==> flow/design.v <==
`timescale 1ns / 1ps
module alu_top(
    input             clk,
    input      [31:0] a_in,
    input      [31:0] b_in,
    input      [3:0]  aluc_in,
    output reg [31:0] r_out,
    output reg        zero_out,
    output reg        overflow_out
    );
    reg  [31:0] a_q, b_q;
    reg  [3:0]  aluc_q;
    wire [31:0] r;
    wire        zero, overflow;
    alu u_alu(.a(a_q), .b(b_q), .overflow(overflow), .zero(zero), .r(r), .aluc(aluc_q));
    always @(posedge clk) begin
        a_q          <= a_in;
        b_q          <= b_in;
        aluc_q       <= aluc_in;
        r_out        <= r;
        zero_out     <= zero;
        overflow_out <= overflow;
    end
endmodule

`timescale 1ns / 1ps
module alu(
    input [31:0]a,
    input [31:0]b,
    output overflow,
    output zero,
    output [31:0]r,
    input [3:0] aluc   
    );
    parameter Add    =    3'b000;     
    parameter Addu    =    3'b010;     
    parameter Sub    =     3'b001;     
    parameter Subu    =    3'b011;     
    parameter And    =    3'b100;     
    parameter Or    =    3'b101;     
    parameter Xor    =    3'b110;     
	 parameter Lui1    =    3'b111;     
	 wire signed [31:0] sa=a,sb=b;
	 reg [32:0]result;
always@(*)begin
        case(aluc)
            Addu: begin
                result=a+b;
            end
            Subu: begin
                result=a-b;
            end
            Add: begin
                result=sa+sb;
            end
            Sub: begin
                result=sa-sb;
            end
            And: begin
                result=a&b;
            end
            Or: begin
                result=a|b;
            end
            Xor: begin
                result=a^b;
            end
            Lui1: begin
				result = {b[15:0], 16'b0};
				end
            default:
                result=a+b;
        endcase
    end
    assign r=result[31:0];
    assign zero=(r==32'b0)?1:0;
    assign overflow=result[32];
endmodule
From RTL to reports: alu_top
The steps from the RTL of alu_top to its reports follow in flow order.
Line numbers count from 1 in the design file above.
Operators carry their Yosys type and port widths (W data, S select, Z words).
A cell with - has no value.
Design
  design top: alu_top
  clock port: clk
  cell library: sky130hd
  corner: tt_025C_1v80

After elaboration
Counts by Yosys on the flattened word-level netlist (proc, flatten, opt, wreduce; memories kept). Register bits leave out memories and registers merged into their read ports (data or address); mux counts leave out enables and synchronous resets folded into registers. Print and check cells are left out.
Bit counts
  output and inout bits: 34
  register bits: 102
  input bits: 69
Operators by class
  add/sub/neg operators: 4
  reductions and logical operators: 2
  equality and inequality tests: 6
  multiplexer cells: 2
  bitwise logic cells: 3
Operator list (number)
  $pmux W33 S7: 1
  $add A32 B32 Y33: 2
  $sub A32 B32 Y33: 2
  $and A32 B32 Y32: 1
  $or A32 B32 Y32: 1
  $xor A32 B32 Y32: 1
  $logic_not A32 Y1: 1
  $eq A4 B3 Y1 const B: 4
  $eq A4 B1 Y1 const B: 1
  $eq A4 B2 Y1 const B: 1
  $logic_not A4 Y1: 1
  $mux W1: 1

Longest topological paths
Longest topological path by Yosys (ltp), each cell counted once; first at word level (registers and memories cut), then after technology mapping (sequential cells cut; the memories' decode and read muxes count).
Depth
  word-level depth: 4
  ABC_AREA: 0
  depth in mapped cells: 24
  gate-level depth less buffers: 21

Netlist
Yosys stat after the flow's synthesis: flattened, memories mapped to cells. It holds for the ABC_AREA given above (unset counts as 0); a run with the other value may have another netlist.
Mapped netlist
  buffer cells: 48
  sequential area: 2042.0 µm²
  cell area after synthesis: 9158.8 µm²
  flip-flops: 102
  cell count: 1117
Cells by type
  sky130_fd_sc_hd__dfxtp_1: number 102, total area 2.04E+03 µm²
  sky130_fd_sc_hd__ha_1: number 128, total area 1.6E+03 µm²
  sky130_fd_sc_hd__xnor2_1: number 86, total area 753.222 µm²
  sky130_fd_sc_hd__nand2_1: number 91, total area 341.578 µm²
  sky130_fd_sc_hd__nor2_1: number 90, total area 337.824 µm²
  sky130_fd_sc_hd__inv_1: number 89, total area 334.07 µm²
  sky130_fd_sc_hd__a21oi_1: number 64, total area 320.307 µm²
  sky130_fd_sc_hd__mux2i_1: number 25, total area 250.24 µm²
  sky130_fd_sc_hd__o21ai_0: number 41, total area 205.197 µm²
  sky130_fd_sc_hd__mux4_2: number 9, total area 202.694 µm²
  sky130_fd_sc_hd__a21o_1: number 23, total area 172.666 µm²
  sky130_fd_sc_hd__xor2_1: number 18, total area 157.651 µm²
  sky130_fd_sc_hd__clkbuf_1: number 29, total area 108.854 µm²
  sky130_fd_sc_hd__o221ai_1: number 12, total area 105.101 µm²
  sky130_fd_sc_hd__nand4_1: number 16, total area 100.096 µm²
  sky130_fd_sc_hd__nor3_1: number 20, total area 100.096 µm²
  sky130_fd_sc_hd__o22ai_1: number 16, total area 100.096 µm²
  sky130_fd_sc_hd__a211oi_1: number 13, total area 97.594 µm²
Other cell types: 66; their cells: 245.
The figures by module come from a second, unflattened synthesis with its own total; it is not the netlist above.
Unflattened totals
  cells (unflattened synthesis): 1147
  area total of the unflattened synthesis: 9303.9 µm²
Each row is one instance without its submodules.
By module
  alu: area 7262.0 µm², sequential area 0.0 µm², cells 1045, times used 1
  alu_top: area 2042.0 µm², sequential area 2042.0 µm², cells 102, times used 1

Worst setup path after synthesis
Source: OpenSTA report_checks on the synthesized netlist (no wires, ideal clock, input and output delay 20% of the period each), path of least setup slack; recovery checks are left aside. Register names are those of the netlist, which keeps one name where synthesis merged equal registers.
Timing path post-synthesis
  kind: register -> register
  from: register aluc_q[1]
  to: register zero_out
  data arrival time: 6.025 ns
  setup time: 0.065 ns
  driving pins on the path: 25
  path delay: 6.090 ns
  slack: -0.089 ns
  buffers on the path: 9
  time at the first pin: 0.000 ns
  clock period: 6.0 ns
  period reached after synthesis: 6.089 ns
"path delay" = arrival - input delay + setup time.
"driving pins on the path": output pins that drive a net of the path, with the launching flip-flop's if there is one; two outputs of one cell count as two.
"period reached after synthesis" is the clock period less the worst setup slack; recovery checks do not enter. This is arithmetic on one report: input and output delays are still those of the set period (20% each).
Between the ends stands the longest chain of elaborated cells between them, by number of cells; it is not shown to be the way that was timed. Of several equally long chains one is given.
Each line given opens the expression or statement behind the cell; cells for indexed reads and writes are added by Yosys, which also makes memories of some case tables.
On the way, post-synthesis
  cell sequence: sky130_fd_sc_hd__dfxtp_1 sky130_fd_sc_hd__buf_6 sky130_fd_sc_hd__buf_6 sky130_fd_sc_hd__buf_6 sky130_fd_sc_hd__buf_2 sky130_fd_sc_hd__buf_1 sky130_fd_sc_hd__clkbuf_1 sky130_fd_sc_hd__clkbuf_1 sky130_fd_sc_hd__and3_1 sky130_fd_sc_hd__clkbuf_1 sky130_fd_sc_hd__buf_1 sky130_fd_sc_hd__nor2_1 sky130_fd_sc_hd__xnor2_1 sky130_fd_sc_hd__ha_1 sky130_fd_sc_hd__nand2b_1 sky130_fd_sc_hd__a21boi_1 sky130_fd_sc_hd__o21ai_4 sky130_fd_sc_hd__o21ai_1 sky130_fd_sc_hd__xnor2_1 sky130_fd_sc_hd__o221ai_1 sky130_fd_sc_hd__or4_1 sky130_fd_sc_hd__or4_1 sky130_fd_sc_hd__or4_1 sky130_fd_sc_hd__or4_1 sky130_fd_sc_hd__nor2_1
  length of the longest elaborated chain: 4
  elaborated cells between the ends (all ways): 10
  RTL lines with such cells: 2
  those cells by class: 6 x eq/ne; 2 x mux; 2 x reduce/logical
Ends and longest elaborated chain, post-synthesis
  start, declared: line 12  | reg  [3:0]  aluc_q;
  start, assigned: line 19  | aluc_q       <= aluc_in;
  $eq A4 B3 Y1: line 46  | case(aluc)
  $pmux W33 S7: line 46
  $logic_not A32 Y1: line 76  | assign zero=(r==32'b0)?1:0;
  $mux W1: line 76
  end, assigned: line 21  | zero_out     <= zero;
  end, declared: line 8  | output reg        zero_out,
Nets of the timed path that keep an RTL name, with a line that drives or declares them; the list need not be complete.
Nets with RTL names, path post-synthesis (line)
  r[10]: 46

Worst path after layout
From the final timing report of record 1: the path of least setup slack in the routed layout; clock arrival at registers is part of the times.
Timing path post-layout
  kind: register -> register
  from: register aluc_q[2]
  to: register zero_out
  time at the first pin: 0.36 ns
  buffers on the path: 4
  data arrival time: 6.16 ns
  clock period: 6.0 ns
  slack: 0.14 ns
  setup time: 0.06 ns
  driving pins on the path: 20
Between the ends stands the longest chain of elaborated cells between them, by number of cells; it is not shown to be the way that was timed. Of several equally long chains one is given.
On the way, post-layout
  cell sequence: sky130_fd_sc_hd__dfxtp_1 sky130_fd_sc_hd__buf_2 sky130_fd_sc_hd__nor3_4 sky130_fd_sc_hd__buf_6 sky130_fd_sc_hd__clkbuf_8 sky130_fd_sc_hd__nand2_1 sky130_fd_sc_hd__buf_4 sky130_fd_sc_hd__mux2i_4 sky130_fd_sc_hd__fa_1 sky130_fd_sc_hd__nand3_2 sky130_fd_sc_hd__a21oi_1 sky130_fd_sc_hd__o211ai_1 sky130_fd_sc_hd__nand3b_1 sky130_fd_sc_hd__o31ai_1 sky130_fd_sc_hd__o21ai_1 sky130_fd_sc_hd__a311o_1 sky130_fd_sc_hd__a31o_2 sky130_fd_sc_hd__or4_1 sky130_fd_sc_hd__or4_1 sky130_fd_sc_hd__nor2_1
  length of the longest elaborated chain: 4
  elaborated cells between the ends (all ways): 10
  RTL lines with such cells: 2
  those cells by class: 6 x eq/ne; 2 x mux; 2 x reduce/logical
Ends and longest elaborated chain, post-layout
  start, declared: line 12  | reg  [3:0]  aluc_q;
  start, assigned: line 19  | aluc_q       <= aluc_in;
  $eq A4 B3 Y1: line 46  | case(aluc)
  $pmux W33 S7: line 46
  $logic_not A32 Y1: line 76  | assign zero=(r==32'b0)?1:0;
  $mux W1: line 76
  end, assigned: line 21  | zero_out     <= zero;
  end, declared: line 8  | output reg        zero_out,
Nets of the timed path that keep an RTL name, with a line that drives or declares them; the list need not be complete.
Nets with RTL names, path post-layout (line)
  r[28]: 46

Lab notebook: alu_top

Top module alu_top; platform sky130hd; tools Yosys and OpenROAD; 4 stored runs in no particular order. Input and output delays are each 20% of the period that was set; the output load is 0.01 pF.
"achieved clock period (ns)" is the run's clock period less its worst setup slack. It is reckoned from that one timing run; input and output delays stay at 20% of the period that was set.
"worst setup path time (ns)" is the time allowed to the run's worst setup path (the clock period less input and output delay, where it has them) less its slack. Clock arrival times count: a late capture clock shortens it, a late launch clock lengthens it.

settings of record 1
{
  "GPL_ROUTABILITY_DRIVEN": 0,
  "GPL_TIMING_DRIVEN": 0,
  "PLACE_DENSITY_LB_ADDON": 0.12,
  "SLEW_MARGIN": 10,
  "period_ns": 6.0,
  "CAP_MARGIN": 20,
  "CORE_MARGIN": 2,
  "CORE_UTILIZATION": 40
}
report of record 1
yosys chip area after synthesis (um^2): 9158.8
finish__design__die__area: 24122.7
finish__design__instance__area__stdcell: 11220.8
finish__timing__setup__ws: 0.144
finish__timing__hold__ws: 0.807
achieved clock period (ns): 5.856
worst setup path time (ns): 5.86
worst setup path kind: register -> register

settings of record 2
{
  "GPL_ROUTABILITY_DRIVEN": 1,
  "GPL_TIMING_DRIVEN": 1,
  "HOLD_SLACK_MARGIN": -0.01,
  "PLACE_DENSITY_LB_ADDON": 0.12,
  "SLEW_MARGIN": 35,
  "period_ns": 6.54,
  "CAP_MARGIN": 20,
  "CORE_MARGIN": 2,
  "CORE_UTILIZATION": 40
}
report of record 2
yosys chip area after synthesis (um^2): 9158.8
finish__design__die__area: 24122.7
finish__design__instance__area__stdcell: 10856.7
finish__timing__setup__ws: 0.318
finish__timing__hold__ws: 0.827
achieved clock period (ns): 6.222
worst setup path time (ns): 6.22
worst setup path kind: register -> register

settings of record 3
{
  "CAP_MARGIN": 5,
  "CELL_PAD_IN_SITES_DETAIL_PLACEMENT": 1,
  "CELL_PAD_IN_SITES_GLOBAL_PLACEMENT": 2,
  "CORE_UTILIZATION": 65,
  "CTS_CLUSTER_DIAMETER": 41,
  "GPL_TIMING_DRIVEN": 0,
  "MAX_ROUTING_LAYER": "met4",
  "PLACE_DENSITY": 0.51,
  "period_ns": 8.82,
  "CORE_MARGIN": 2,
  "SLEW_MARGIN": 20
}
report of record 3: did not finish, place, GPL-0301

settings of record 4
{
  "CORE_UTILIZATION": 40,
  "period_ns": 5.73,
  "CAP_MARGIN": 20,
  "CORE_MARGIN": 2,
  "SLEW_MARGIN": 20
}
report of record 4
yosys chip area after synthesis (um^2): 9158.8
finish__design__die__area: 24122.7
finish__design__instance__area__stdcell: 11165.7
finish__timing__setup__ws: 0.004
finish__timing__hold__ws: 0.815
achieved clock period (ns): 5.726
worst setup path time (ns): 5.73
worst setup path kind: register -> register
